==> flow/design.v <==
module CPU_6507(
	output [12:0] addr_bus,
	output reg [7:0] d_out,
	input [7:0] d_in,
	output reg wenb,
	input clk,
	input rstb,
	input rdy
);
reg [7:0] A;
reg [7:0] X;
reg [7:0] Y;
reg carry;
reg intr_disable;
reg overflow;
reg decimal;
reg [7:0] stack_ptr;
reg negative;
reg zero;
reg [15:0] PC;
reg [15:0] full_addr;
assign addr_bus = full_addr[12:0];
reg [7:0] addr_in_buff;
reg [7:0] I;
reg is_reset;
reg [3:0] phase;
wire [7:0] instr = phase == 1 ? d_in : I;
wire isNOP = instr == 8'hEA;
wire isLoadOrStore = instr[7:6] == 2'b10 && !isNOP && !(
		instr == 8'h90 ||
		instr == 8'hB0 ||
		instr[3:0] == 4'h8 ||
		instr[3:0] == 4'hA
	);
wire isLoad = isLoadOrStore && instr[5];
wire isStore = isLoadOrStore && !instr[5];
wire isJSR = instr == 8'h20;
wire isRTS = instr == 8'h60;
wire isRTI = instr == 8'h40;
wire isTransfer = instr == 8'h98 || instr == 8'hA8 || (instr[3:0] == 4'hA && instr[7:6] == 2'b10);
wire isBranch = instr[4:0] == 5'h10;
wire isJump = instr == 8'h4C || instr == 8'h6C;
wire isStack = ~instr[7] && instr[4:0] == 5'h08;
wire pull = instr[5];
wire isSpecial = (~instr[7] && instr[4:0] == 5'h18) || instr == 8'hB8 || instr == 8'hD8 || instr == 8'hF8;
wire isArith = !isLoadOrStore && !isNOP && !isTransfer && !isBranch && !isJump && !isTransfer && !isStack && !isSpecial;
wire isBreak = instr == 8'h00;
wire isImplied = instr[3:0] == 4'hA || instr[3:0] == 4'h8;
wire isImmediate = instr[4:0] == 5'h09 || instr[3:0] == 4'h02 || (instr[7] && ~instr[4] && instr[3:0] == 0); 
wire isIndexed = instr[4];
wire indexedByY = instr[3:0] == 4'h1 || instr[3:0] == 4'h9 || instr == 8'h96 || instr == 8'hB6 || instr == 8'hBE;
wire indexedIndirect = instr[4:0] == 5'h01;
wire indirectIndexed = instr[4:0] == 5'h11;
wire zeropage = (indexedIndirect || indirectIndexed || instr[3:2] == 2'b01) && !isImplied;
wire addr16 = !isImmediate && (instr[3:0] == 4'h9 || instr[3:2] == 2'b11 || instr == 8'h20) && !isImplied;
wire isCompare = (instr[7:5] == 3'b110 && instr[1:0] == 2'b01) || instr[3:0] == 4'h4 || instr[3:0] == 4'h0 || instr[3:0] == 4'hC;
wire isBit = instr == 8'h2C || instr == 8'h24;
wire [7:0] ALU_in1 = ~instr[0] && instr[3:0] != 4'hA && ~instr[7] ? d_in : (  
		instr[7] && instr[1:0] == 2'b00 ? (instr[5] ? X : Y) : (
		instr[7] && instr[1:0] == 2'b01 ? A : (
		(instr[7] && instr[1:0] == 2'b10 && instr != 8'hCA) || isBit ? d_in : (
		instr == 8'hCA ? X : (instr == 8'h88 ? Y : A)
	))));
wire [7:0] ALU_in2 = d_in;
wire [7:0] ALU_nin2 = ~d_in;
reg [8:0] ALU_res;
wire [7:0] ALU_sub = ALU_in1 - ALU_in2;
wire [7:0] ALU_sbc = ALU_sub - !carry;
wire [3:0] ALU_opsel = {instr[0], instr[7:5]};
wire [8:0] CMP_res = {1'b0, ALU_in1} + {1'b0, ALU_nin2} + 9'd1;
always @(*) begin
	case(ALU_opsel)
		0: ALU_res <= {ALU_in1, 1'b0};
		1: ALU_res <= {ALU_in1, carry};
		2: ALU_res <= {ALU_in1[0], 1'b0, ALU_in1[7:1]};
		3: ALU_res <= {ALU_in1[0], carry, ALU_in1[7:1]};
		4: ALU_res <= {carry, ALU_in1 - 1'b1};
		5: ALU_res <= {carry, ALU_in1};
		6: ALU_res <= instr == 8'hC8 ? {carry, ALU_in1 + 1'b1} : {carry, ALU_in1 - 1'b1};
		7: ALU_res <= {carry, ALU_in1 + 1'b1};
		8: ALU_res <= {carry, ALU_in1 | ALU_in2};
		9: ALU_res <= {carry, ALU_in1 & ALU_in2};
		10: ALU_res <= {carry, ALU_in1 ^ ALU_in2};
		11: ALU_res <= ALU_in1 + ALU_in2 + carry;
		12: ALU_res <= {carry, ALU_in1};
		13: ALU_res <= {carry, ALU_in1};
		14: ALU_res <= ALU_in1 + ALU_nin2 + 1'b1;
		15: ALU_res <= ALU_in1 + ALU_nin2 + carry;
	endcase
end
wire toA = !isLoadOrStore && !isCompare && (
		instr[3:0] == 4'h1 ||
		instr[3:0] == 4'h5 ||
		instr[3:0] == 4'h9 ||
		(instr[3:0] == 4'hA && ~instr[7]) ||
		instr[3:0] == 4'hD
	);
wire toY = instr == 8'hC8 || instr == 8'h88;
wire toX = instr == 8'hE8 || instr == 8'hCA;
wire toMem = (instr[3:0] == 4'hE || instr[3:0] == 4'h6) && !isLoadOrStore;
wire loadstoreTargetA = instr[1:0] == 2'b01;
wire loadstoreTargetX = instr[1:0] == 2'b10;
wire loadstoreTargetY = instr[1:0] == 2'b00;
wire [7:0] status_word = {negative, overflow, 1'b0, 1'b0, decimal, intr_disable, zero, carry};
reg should_branch;
always @(*) begin
	case(instr[7:5])
		0: should_branch <= negative == 1'b0;
		1: should_branch <= negative == 1'b1;
		2: should_branch <= overflow == 1'b0;
		3: should_branch <= overflow == 1'b1;
		4: should_branch <= carry == 1'b0;
		5: should_branch <= carry == 1'b1;
		6: should_branch <= zero == 1'b0;
		7: should_branch <= zero == 1'b1;
	endcase
end
wire [2:0] transfer_idx = {instr[1], instr[5:4]};
reg [7:0] transfer_source;
always @(*) begin
	case(transfer_idx)
		1: transfer_source <= Y;
		2: transfer_source <= A;
		4: transfer_source <= X;
		5: transfer_source <= X;
		6: transfer_source <= A;
		7: transfer_source <= stack_ptr;
		default: transfer_source <= A;
	endcase
end
always @(posedge clk) begin
	if(!rstb) begin
		d_out <= 8'h00;
		full_addr <= 16'h0000;
		phase <= 2;
		is_reset <= 1'b1;
		I <= 8'h00;  
		wenb <= 1'b1;
		carry <= 1'b0;
		addr_in_buff <= 8'h00;
		intr_disable <= 1'b1;
		overflow <= 1'b0;
		decimal <= 1'b0;
		stack_ptr <= 8'h00;
		negative <= 1'b0;
		A <= 8'h00;
		X <= 8'h00;
		Y <= 8'h00;
		zero <= 1'b1;
	end else if(rdy) begin
		phase <= phase + 1;
		if(phase == 0) begin
			wenb <= 1'b1;
			full_addr <= PC;
			PC <= PC + 1;
		end else if(phase == 1) begin
			I <= d_in;
			if(isNOP) begin
				phase <= 0;
			end else if(isStack) begin
				if(pull) begin
					full_addr <= {8'h01, stack_ptr + 1'b1};
					stack_ptr <= stack_ptr + 1'b1;
					wenb <= 1'b1;
					phase <= 4;
				end else begin
					full_addr <= {8'h01, stack_ptr};
					stack_ptr <= stack_ptr - 1'b1;
					wenb <= 1'b0;
					d_out <= instr[6] ? A : status_word;
					phase <= 0;
				end
			end else if(isSpecial) begin
				case(instr[7:5])
					0: carry <= 1'b0;
					1: carry <= 1'b1;
					2: intr_disable <= 1'b0;
					3: intr_disable <= 1'b1;
					5: overflow <= 1'b0;
					6: decimal <= 1'b0;
					7: decimal <= 1'b1;
				endcase
				phase <= 0;
			end else if(isRTS || isRTI) begin
				phase <= isRTS ? 14 : 13;
				full_addr <= {8'h01, stack_ptr + 1'b1};
				stack_ptr <= stack_ptr + 1;
				wenb <= 1'b1;
			end else if(isTransfer) begin
				case(transfer_idx)
					1: A <= transfer_source;
					2: Y <= transfer_source;
					4: A <= transfer_source;
					5: stack_ptr <= transfer_source;
					6: X <= transfer_source;
					7: X <= transfer_source;
				endcase
				if(transfer_idx != 5) begin
					negative <= transfer_source[7];
					zero <= transfer_source == 8'h00;
				end
				phase <= 0;
			end else begin
				if(isImmediate || isBranch) begin
					full_addr <= PC;
					PC <= PC + 1;
					phase <= 4;
				end
				if(zeropage || addr16 || isJump || isJSR) begin
					full_addr <= PC;
					PC <= PC + 1;
				end
			end
		end else if(phase == 2) begin
			if(isBreak) begin
				full_addr <= 16'hFFFC | (~is_reset << 1);
			end else begin
				if(zeropage) begin
					if(indexedIndirect) begin
						full_addr <= {8'h00, d_in + X};
						phase <= 8;
					end else if(indirectIndexed) begin
						full_addr <= {8'h00, d_in};
						phase <= 8;
					end else if(isIndexed) begin
						full_addr <= {8'h00, d_in + (indexedByY ? Y : X)};
						phase <= 4;
					end else begin
						full_addr <= {8'h00, d_in};
						phase <= 4;
					end
				end
				if(addr16 || isJump || isJSR) begin
					addr_in_buff <= d_in;
					full_addr <= PC;
					PC <= PC + 1;
					if(isJSR) begin
						phase <= 10;
					end
				end
			end
		end else if(phase == 3) begin
			if(isBreak) begin
				addr_in_buff <= d_in;
				full_addr <= full_addr | 1;
			end else if(addr16 || isJump) begin
				if(instr == 8'h6C) begin
					full_addr <= {d_in, addr_in_buff};
					phase <= 8;
				end else if(isIndexed) begin
					full_addr <= {d_in, addr_in_buff} + (indexedByY ? Y : X);
				end else begin
					full_addr <= {d_in, addr_in_buff};
				end
			end
		end else if(phase == 4) begin
			phase <= 0;
			if(isBreak) begin
				if(is_reset) begin
					PC <= {d_in, addr_in_buff};
				end else begin
					phase <= 10;
				end
				is_reset <= 1'b0;
			end else if(isStack) begin
				if(instr[6]) begin
					A <= d_in;
					negative <= d_in[7];
					zero <= d_in == 8'h00;
				end else begin
					negative <= d_in[7];
					overflow <= d_in[6];
					decimal <= d_in[3];
					intr_disable <= d_in[2];
					zero <= d_in[1];
					carry <= d_in[0];
				end
			end else if(isJump) begin
				PC <= full_addr;
			end else if(isBranch) begin
				if(should_branch) begin
					PC <= PC + {d_in[7], d_in[7], d_in[7], d_in[7], d_in[7], d_in[7], d_in[7], d_in[7], d_in};
				end
			end else if(isBit) begin
				negative <= ALU_in1[7];
				overflow <= ALU_in1[6];
				zero <= (A & d_in) == 8'h00;
			end else if(isLoadOrStore) begin
				if(isLoad) begin
					if(loadstoreTargetA) begin
						A <= d_in;
					end else if(loadstoreTargetX) begin
						X <= d_in;
					end else if(loadstoreTargetY) begin
						Y <= d_in;
					end
					negative <= d_in[7];
					zero <= d_in == 8'h00;
				end else if(isStore) begin
					if(loadstoreTargetA) begin
						d_out <= A;
					end else if(loadstoreTargetX) begin
						d_out <= X;
					end else if(loadstoreTargetY) begin
						d_out <= Y;
					end
					wenb <= 1'b0;
				end
			end else if(toMem) begin
				d_out <= ALU_res[7:0];
				wenb <= 1'b0;
				negative <= ALU_res[7];
				zero <= ALU_res[7:0] == 0;
				if(~instr[7]) begin
					carry <= ALU_res[8];
				end
			end else if(toA) begin
				A <= ALU_res[7:0];
				carry <= ALU_res[8];
				zero <= ALU_res[7:0] == 0;
				negative <= ALU_res[7];
				if(ALU_opsel == 4'd11 || ALU_opsel == 4'd15) begin
					overflow <= (ALU_in1[7] == (ALU_opsel == 4'd11 ? ALU_in2[7] : ALU_nin2[7])) && (ALU_res[7] != ALU_in1[7]);
				end
			end else if(toX) begin
				X <= ALU_res[7:0];
				zero <= ALU_res[7:0] == 0;
				negative <= ALU_res[7];
			end else if(toY) begin
				Y <= ALU_res[7:0];
				zero <= ALU_res[7:0] == 0;
				negative <= ALU_res[7];
			end else if(isCompare) begin
				carry <= CMP_res[8];
				zero <= CMP_res[7:0] == 0;
				negative <= CMP_res[7];
			end
		end else if(phase == 8) begin
			addr_in_buff <= d_in;
			full_addr <= {full_addr[15:8], full_addr[7:0] + 1'b1};
			wenb <= 1'b1;
		end else if(phase == 9) begin
			if(indirectIndexed) begin
				full_addr <= {d_in, addr_in_buff} + Y;
			end else begin
				full_addr <= {d_in, addr_in_buff};
			end
			phase <= 4;
		end else if(phase == 10) begin
			full_addr <= {8'h01, stack_ptr};
			d_out <= PC[15:8];
			PC[15:8] <= d_in;
			wenb <= 1'b0;
			stack_ptr <= stack_ptr - 1;
		end else if(phase == 11) begin
			full_addr <= {8'h01, stack_ptr};
			d_out <= PC[7:0];
			PC[7:0] <= addr_in_buff;
			wenb <= 1'b0;
			stack_ptr <= stack_ptr - 1;
			if(!isBreak) begin
				phase <= 0;
			end
		end else if(phase == 12) begin
			full_addr <= {8'h01, stack_ptr};
			d_out <= status_word;
			wenb <= 1'b0;
			stack_ptr <= stack_ptr - 1;
			phase <= 0;
			intr_disable <= 1'b1;
		end else if(phase == 13) begin
			negative <= d_in[7];
			overflow <= d_in[6];
			decimal <= d_in[3];
			intr_disable <= d_in[2];
			zero <= d_in[1];
			carry <= d_in[0];
			full_addr <= {8'h01, stack_ptr + 1'b1};
			stack_ptr <= stack_ptr + 1;
			wenb <= 1'b1;
		end else if(phase == 14) begin
			PC[7:0] <= d_in;
			full_addr <= {8'h01, stack_ptr + 1'b1};
			stack_ptr <= stack_ptr + 1;
			wenb <= 1'b1;
		end else if(phase == 15) begin
			PC[15:8] <= d_in;
			full_addr <= {8'h01, stack_ptr + 1'b1};
			wenb <= 1'b1;
			phase <= 0;
		end else begin
			phase <= 0;
		end
	end
end
endmodule
### Step by step through the tools: CPU_6507

What the tools print for CPU_6507, step after step.
Line numbers count from 1 in the design file above.
Operators carry their Yosys type and port widths (W data, S select, Z words).
Library cell names are shortened.
Not given: -

| inputs | value |
|---|---|
| design top | CPU_6507 |
| clock input | clk |
| standard-cell library | sky130hd |
| library corner | tt_025C_1v80 |

### Elaborated design

Yosys after proc, flatten, opt, wreduce and memory -nomap, before mapping. Memory bits, and registers merged into a memory's read port (data or address), are not among the register bits. Print and check cells are not counted.

| operators by class | value |
|---|---|
| $add $sub $neg | 21 |
| equality and inequality tests | 211 |
| muxes and demuxes | 419 |
| bitwise gates (word level) | 17 |
| reductions and logical operators | 119 |

Operators by type and width:

| operator | number |
|---|---|
| $mux W8 | 186 |
| $mux W16 | 28 |
| $mux W1 | 167 |
| $pmux W9 S14 | 1 |
| $eq A8 B8 Y1 const B | 15 |
| $mux W4 | 30 |
| $eq A4 B4 Y1 const B | 22 |
| $ne A5 B5 Y1 const B | 16 |
| $ne A6 B6 Y1 const B | 13 |
| $reduce_and A22 Y1 | 3 |
| $ne A3 B3 Y1 const B | 21 |
| $ne A4 B4 Y1 const B | 14 |
| $reduce_and A24 Y1 | 2 |
| $logic_not A8 Y1 | 6 |
| $reduce_and A21 Y1 | 2 |
| $logic_or A1 B1 Y1 | 40 |
| $add A16 B8 Y16 | 2 |
| $reduce_and A16 Y1 | 2 |
| $ne A2 B2 Y1 const B | 16 |
| $eq A4 B3 Y1 const B | 8 |
| $add A8 B1 Y8 const B | 4 |
| $eq A8 B7 Y1 const B | 4 |
| $ne A7 B7 Y1 const B | 4 |
| $add A8 B8 Y9 | 3 |
| $logic_and A1 B1 Y1 | 24 |
| $ne A3 B1 Y1 const B | 8 |
| $eq A3 B3 Y1 const B | 8 |
| $sub A8 B1 Y8 const B | 3 |

Not listed: further kinds 64, cells in them 135.

| bit counts | value |
|---|---|
| register bits | 100 |
| output and inout port bits | 22 |
| cells after elaboration | 808 |

### Logic depth

Yosys ltp: most cells in a row. Word level: on the elaborated netlist, between registers, memories and ports. Mapped: between sequential cells and ports; inverters and the memories' decode and read muxes count.

| depth | value |
|---|---|
| depth after elaboration | 28 |
| ABC_AREA | 0 |
| gate-level depth with buffers | 25 |
| mapped depth without buffers | 22 |

### Netlist

Yosys stat after the flow's synthesis: flattened, memories mapped to cells. It holds for the ABC_AREA given above (unset counts as 0); a run with the other value may have another netlist.

Cell types:

| cell type | number | area in all (um2) |
|---|---|---|
| dfxtp_1 | 84 | 1.68E+03 |
| ha_1 | 83 | 1.04E+03 |
| a21oi_1 | 172 | 860.826 |
| nand2_1 | 217 | 814.531 |
| nor2_1 | 202 | 758.227 |
| o21ai_0 | 133 | 665.638 |
| xnor2_1 | 65 | 569.296 |
| edfxtp_1 | 16 | 480.461 |
| clkbuf_1 | 121 | 454.186 |
| mux2i_1 | 44 | 440.422 |
| nand3_1 | 72 | 360.346 |
| a211oi_1 | 47 | 352.838 |
| nor3_1 | 66 | 330.317 |
| xor2_1 | 37 | 324.061 |
| o221ai_1 | 33 | 289.027 |
| o211ai_1 | 36 | 270.259 |
| a221oi_1 | 29 | 253.994 |
| inv_1 | 63 | 236.477 |

Other cell types: 91; their cells: 564.

| synthesis totals | value |
|---|---|
| cell count | 2,084 |
| chip area (Yosys) | 14,682.8 um2 |
| area of sequential cells | 2,162.1 um2 |
| flip-flops | 100 |
| buffer cells | 167 |

### Timing after synthesis

OpenSTA on the mapped netlist: ideal clock, no wires. The path of least setup slack (recovery checks aside). Input and output delay are each 20% of the period. Register names are those of the netlist, which keeps one name where synthesis merged equal registers.

| timing path post-synthesis | value |
|---|---|
| path kind | in2reg |
| start point | in d_in[2] |
| end point | reg Y[7] |
| period | 9,000 ps |
| external input delay | 1,800 ps |
| setup time | 122 ps |
| data arrival time | 6,634 ps |
| required time | 8,878 ps |
| setup slack | 2,244 ps |
| path delay | 4,956 ps |
| driving pins on the path | 23 |
| period reached after synthesis | 6,756 ps |

"path delay" = arrival - input delay + setup time.
"driving pins on the path": output pins that drive a net of the path, with the launching flip-flop's if there is one; two outputs of one cell count as two.
"period reached after synthesis" is the clock period less the worst setup slack; recovery checks do not enter. This is arithmetic on one report: input and output delays are still those of the set period (20% each).
The rows between start and end are the longest chain of elaborated cells between them; the timing report does not say that the signal goes this way. Where chains are equally long, one stands for them.
A line is the first line of the expression or statement that the cell stems from. Yosys adds cells for indexed reads and writes and turns some case tables into memories.
A register here has more assigning lines than the two given.

| on the way, post-synthesis | value |
|---|---|
| path through | buf_2 -> or4b_4 -> buf_6 -> or4_4 -> buf_6 -> a21bo_1 -> nand3_1 -> a31oi_2 -> nor2_1 -> ha_1 -> clkbuf_1 -> a21o_1 -> a21oi_1 -> o21ai_0 -> xnor2_1 -> a41o_1 -> a21oi_1 -> o32a_1 -> a211oi_1 -> and2_1 -> buf_6 -> a211oi_1 -> o311a_1 |
| cells in the longest elaborated chain | 25 |
| elaborated cells between the ends (all ways) | 133 |
| classes of those cells | add/sub: 7; eq/ne: 50; mux: 29; logic: 4; reduce/logical: 43 |

RTL lines, path post-synthesis:

| element | RTL line | text |
|---|---|---|
| start: declaration | 4 | `input [7:0] d_in,` |
| $mux W8 | 27 | `wire [7:0] instr = phase == 1 ? d_in : I;` |
| $eq A8 B8 Y1 | 62 | `instr == 8'hCA ? X : (instr == 8'h88 ? Y : A)` |
| $mux W8 (2 in a row) | 62 |  |
| $mux W8 | 61 | `(instr[7] && instr[1:0] == 2'b10 && instr != 8'hCA) \|\| isBit ? d_in : (` |
| $mux W8 | 60 | `instr[7] && instr[1:0] == 2'b01 ? A : (` |
| $mux W8 | 59 | `instr[7] && instr[1:0] == 2'b00 ? (instr[5] ? X : Y) : (` |
| $mux W8 | 58 | `wire [7:0] ALU_in1 = ~instr[0] && instr[3:0] != 4'hA && ~instr[7] ? d_in : (` |
| (+10 left out) | - |  |
| $mux W8 | 278 | `end else if(isJump) begin` |
| $mux W8 | 265 | `end else if(isStack) begin` |
| $mux W8 | 258 | `if(isBreak) begin` |
| $mux W8 | 256 | `end else if(phase == 4) begin` |
| $mux W8 | 242 | `end else if(phase == 3) begin` |
| $mux W8 | 214 | `end else if(phase == 2) begin` |
| $mux W8 | 156 | `end else if(phase == 1) begin` |
| end: assignment | 192 | `2: Y <= transfer_source;` |
| end: assignment | 295 | `Y <= d_in;` |
| end: declaration | 12 | `reg [7:0] Y;` |

### Path in the finished layout

From the final timing report of flow run 1: the path of least setup slack in the routed layout; clock arrival at registers is part of the times.
The path's times are printed in steps of 10 ps; the period is the one set.

| timing path after layout | value |
|---|---|
| path kind | in2reg |
| start point | in d_in[0] |
| end point | reg zero |
| period | 7,790 ps |
| external input delay | 1,560 ps |
| setup time | 60 ps |
| data arrival time | 7,260 ps |
| required time | 8,160 ps |
| setup slack | 900 ps |
| driving pins on the path | 24 |

The rows between start and end are the longest chain of elaborated cells between them; the timing report does not say that the signal goes this way. Where chains are equally long, one stands for them.
A register here has more assigning lines than the two given.

| on the way, after layout | value |
|---|---|
| path through | buf_6 -> or4b_4 -> buf_6 -> or4_4 -> buf_12 -> buf_16 -> nand3_4 -> nand4_1 -> a21oi_4 -> nor2_4 -> ha_4 -> buf_8 -> clkinvlp_4 -> buf_12 -> buf_4 -> o21bai_1 -> a21oi_1 -> xnor2_1 -> nor2_2 -> nand3_1 -> a21oi_1 -> nor3_1 -> o211a_1 -> o21ai_1 |
| cells in the longest elaborated chain | 27 |
| elaborated cells between the ends (all ways) | 159 |
| classes of those cells | add/sub: 9; eq/ne: 60; mux: 31; logic: 6; reduce/logical: 53 |

RTL lines, path after layout:

| element | RTL line | text |
|---|---|---|
| start: declaration | 4 | `input [7:0] d_in,` |
| $mux W8 | 27 | `wire [7:0] instr = phase == 1 ? d_in : I;` |
| $eq A2 B2 Y1 | 61 | `(instr[7] && instr[1:0] == 2'b10 && instr != 8'hCA) \|\| isBit ? d_in : (` |
| $logic_and A1 B1 Y1 (2 in a row) | 61 |  |
| $logic_or A1 B1 Y1 | 61 |  |
| $mux W8 | 61 |  |
| $mux W8 | 60 | `instr[7] && instr[1:0] == 2'b01 ? A : (` |
| $mux W8 | 59 | `instr[7] && instr[1:0] == 2'b00 ? (instr[5] ? X : Y) : (` |
| (+12 left out) | - |  |
| $mux W1 | 278 | `end else if(isJump) begin` |
| $mux W1 | 265 | `end else if(isStack) begin` |
| $mux W1 | 258 | `if(isBreak) begin` |
| $mux W1 | 256 | `end else if(phase == 4) begin` |
| $mux W1 | 242 | `end else if(phase == 3) begin` |
| $mux W1 | 214 | `end else if(phase == 2) begin` |
| $mux W1 | 156 | `end else if(phase == 1) begin` |
| end: assignment | 275 | `zero <= d_in[1];` |
| end: assignment | 376 | `zero <= d_in[1];` |
| end: declaration | 19 | `reg zero;` |

Settings and measured results of 3 stored flow runs for module CPU_6507 (sky130hd), not sorted in any way. The constraints put input and output delay at 20% of the set period each and load the outputs with 0.01 pF.
By "power consumption" is meant OpenSTA's value without simulated activity: inputs other than the clock are taken to toggle once in ten clock periods, and the tool carries that through the logic.

## Flow run 1

==> flow/run.sh <==
#!/bin/bash
# the make line also repeats the synthesis and layout settings of config.mk as NAME=value (left out here)
make -C /OpenROAD-flow-scripts/flow DESIGN_CONFIG=/design/flow/config.mk WORK_HOME=/design/flow/orfs CLKGATE_MAP_FILE= finish
==> flow/config.mk <==
export PLATFORM = sky130hd
export DESIGN_NAME = CPU_6507
export DESIGN_NICKNAME = CPU_6507
export VERILOG_FILES = /design/flow/design.v
export SDC_FILE = /design/flow/constraint.sdc
export NUM_CORES = 4
export LEC_CHECK = 0
export ABC_AREA = 0
export CAP_MARGIN = 20
export CELL_PAD_IN_SITES_DETAIL_PLACEMENT = 2
export CELL_PAD_IN_SITES_GLOBAL_PLACEMENT = 3
export CORE_ASPECT_RATIO = 1.61
export CORE_MARGIN = 2
export CORE_UTILIZATION = 23
export CTS_CLUSTER_DIAMETER = 297
export CTS_CLUSTER_SIZE = 29
export GPL_ROUTABILITY_DRIVEN = 1
export GPL_TIMING_DRIVEN = 0
export MAX_ROUTING_LAYER = met4
export MIN_ROUTING_LAYER = met2
export PLACE_DENSITY = 0.37
export SETUP_SLACK_MARGIN = 0.99
export SLEW_MARGIN = 40
export TNS_END_PERCENT = 85
==> flow/constraint.sdc <==
create_clock -name core_clock -period 7.79 [get_ports {clk}]
set_input_delay 1.5580 -clock core_clock [delete_from_list [all_inputs] [get_ports {clk}]]
set_output_delay 1.5580 -clock core_clock [all_outputs]
set_load 0.01 [all_outputs]

| result of flow run 1 | value |
|---|---|
| netlist area reported by Yosys | 14,682.8 um2 |
| total die area | 65,933.4 um2 |
| standard-cell area of the final layout | 18,154.9 um2 |
| worst setup slack after layout | 900 ps |
| total negative slack | 0 ps |
| power consumption | 4.434 mW |

## Flow run 2

==> flow/run.sh <==
#!/bin/bash
# the make line also repeats the synthesis and layout settings of config.mk as NAME=value (left out here)
make -C /OpenROAD-flow-scripts/flow DESIGN_CONFIG=/design/flow/config.mk WORK_HOME=/design/flow/orfs CLKGATE_MAP_FILE= finish
==> flow/config.mk <==
export PLATFORM = sky130hd
export DESIGN_NAME = CPU_6507
export DESIGN_NICKNAME = CPU_6507
export VERILOG_FILES = /design/flow/design.v
export SDC_FILE = /design/flow/constraint.sdc
export NUM_CORES = 4
export LEC_CHECK = 0
export ABC_AREA = 0
export CAP_MARGIN = 10
export CELL_PAD_IN_SITES_GLOBAL_PLACEMENT = 1
export CORE_ASPECT_RATIO = 0.55
export CORE_MARGIN = 9
export CORE_UTILIZATION = 23
export CTS_CLUSTER_DIAMETER = 191
export CTS_CLUSTER_SIZE = 49
export GPL_ROUTABILITY_DRIVEN = 1
export PLACE_DENSITY_LB_ADDON = 0.22
export SETUP_SLACK_MARGIN = 1.21
export SLEW_MARGIN = 30
export TNS_END_PERCENT = 80
==> flow/constraint.sdc <==
create_clock -name core_clock -period 4.94 [get_ports {clk}]
set_input_delay 0.9880 -clock core_clock [delete_from_list [all_inputs] [get_ports {clk}]]
set_output_delay 0.9880 -clock core_clock [all_outputs]
set_load 0.01 [all_outputs]

| result of flow run 2 | value |
|---|---|
| netlist area reported by Yosys | 14,682.8 um2 |
| total die area | 73,667.8 um2 |
| standard-cell area of the final layout | 22,709.3 um2 |
| worst setup slack after layout | -619 ps |
| total negative slack | -15,937 ps |
| power consumption | 7.785 mW |

## Flow run 3

==> flow/run.sh <==
#!/bin/bash
# the make line also repeats the synthesis and layout settings of config.mk as NAME=value (left out here)
make -C /OpenROAD-flow-scripts/flow DESIGN_CONFIG=/design/flow/config.mk WORK_HOME=/design/flow/orfs CLKGATE_MAP_FILE= finish
==> flow/config.mk <==
export PLATFORM = sky130hd
export DESIGN_NAME = CPU_6507
export DESIGN_NICKNAME = CPU_6507
export VERILOG_FILES = /design/flow/design.v
export SDC_FILE = /design/flow/constraint.sdc
export NUM_CORES = 4
export LEC_CHECK = 0
export ABC_AREA = 1
export CAP_MARGIN = 20
export CORE_MARGIN = 2
export CORE_UTILIZATION = 23
export PLACE_DENSITY_LB_ADDON = 0.25
export SLEW_MARGIN = 30
export TNS_END_PERCENT = 80
==> flow/constraint.sdc <==
create_clock -name core_clock -period 9.0 [get_ports {clk}]
set_input_delay 1.8000 -clock core_clock [delete_from_list [all_inputs] [get_ports {clk}]]
set_output_delay 1.8000 -clock core_clock [all_outputs]
set_load 0.01 [all_outputs]

| result of flow run 3 | value |
|---|---|
| netlist area reported by Yosys | 14,228.6 um2 |
| total die area | 63,869.9 um2 |
| standard-cell area of the final layout | 15,665.0 um2 |
| worst setup slack after layout | 1,165 ps |
| total negative slack | 0 ps |
| power consumption | 3.466 mW |
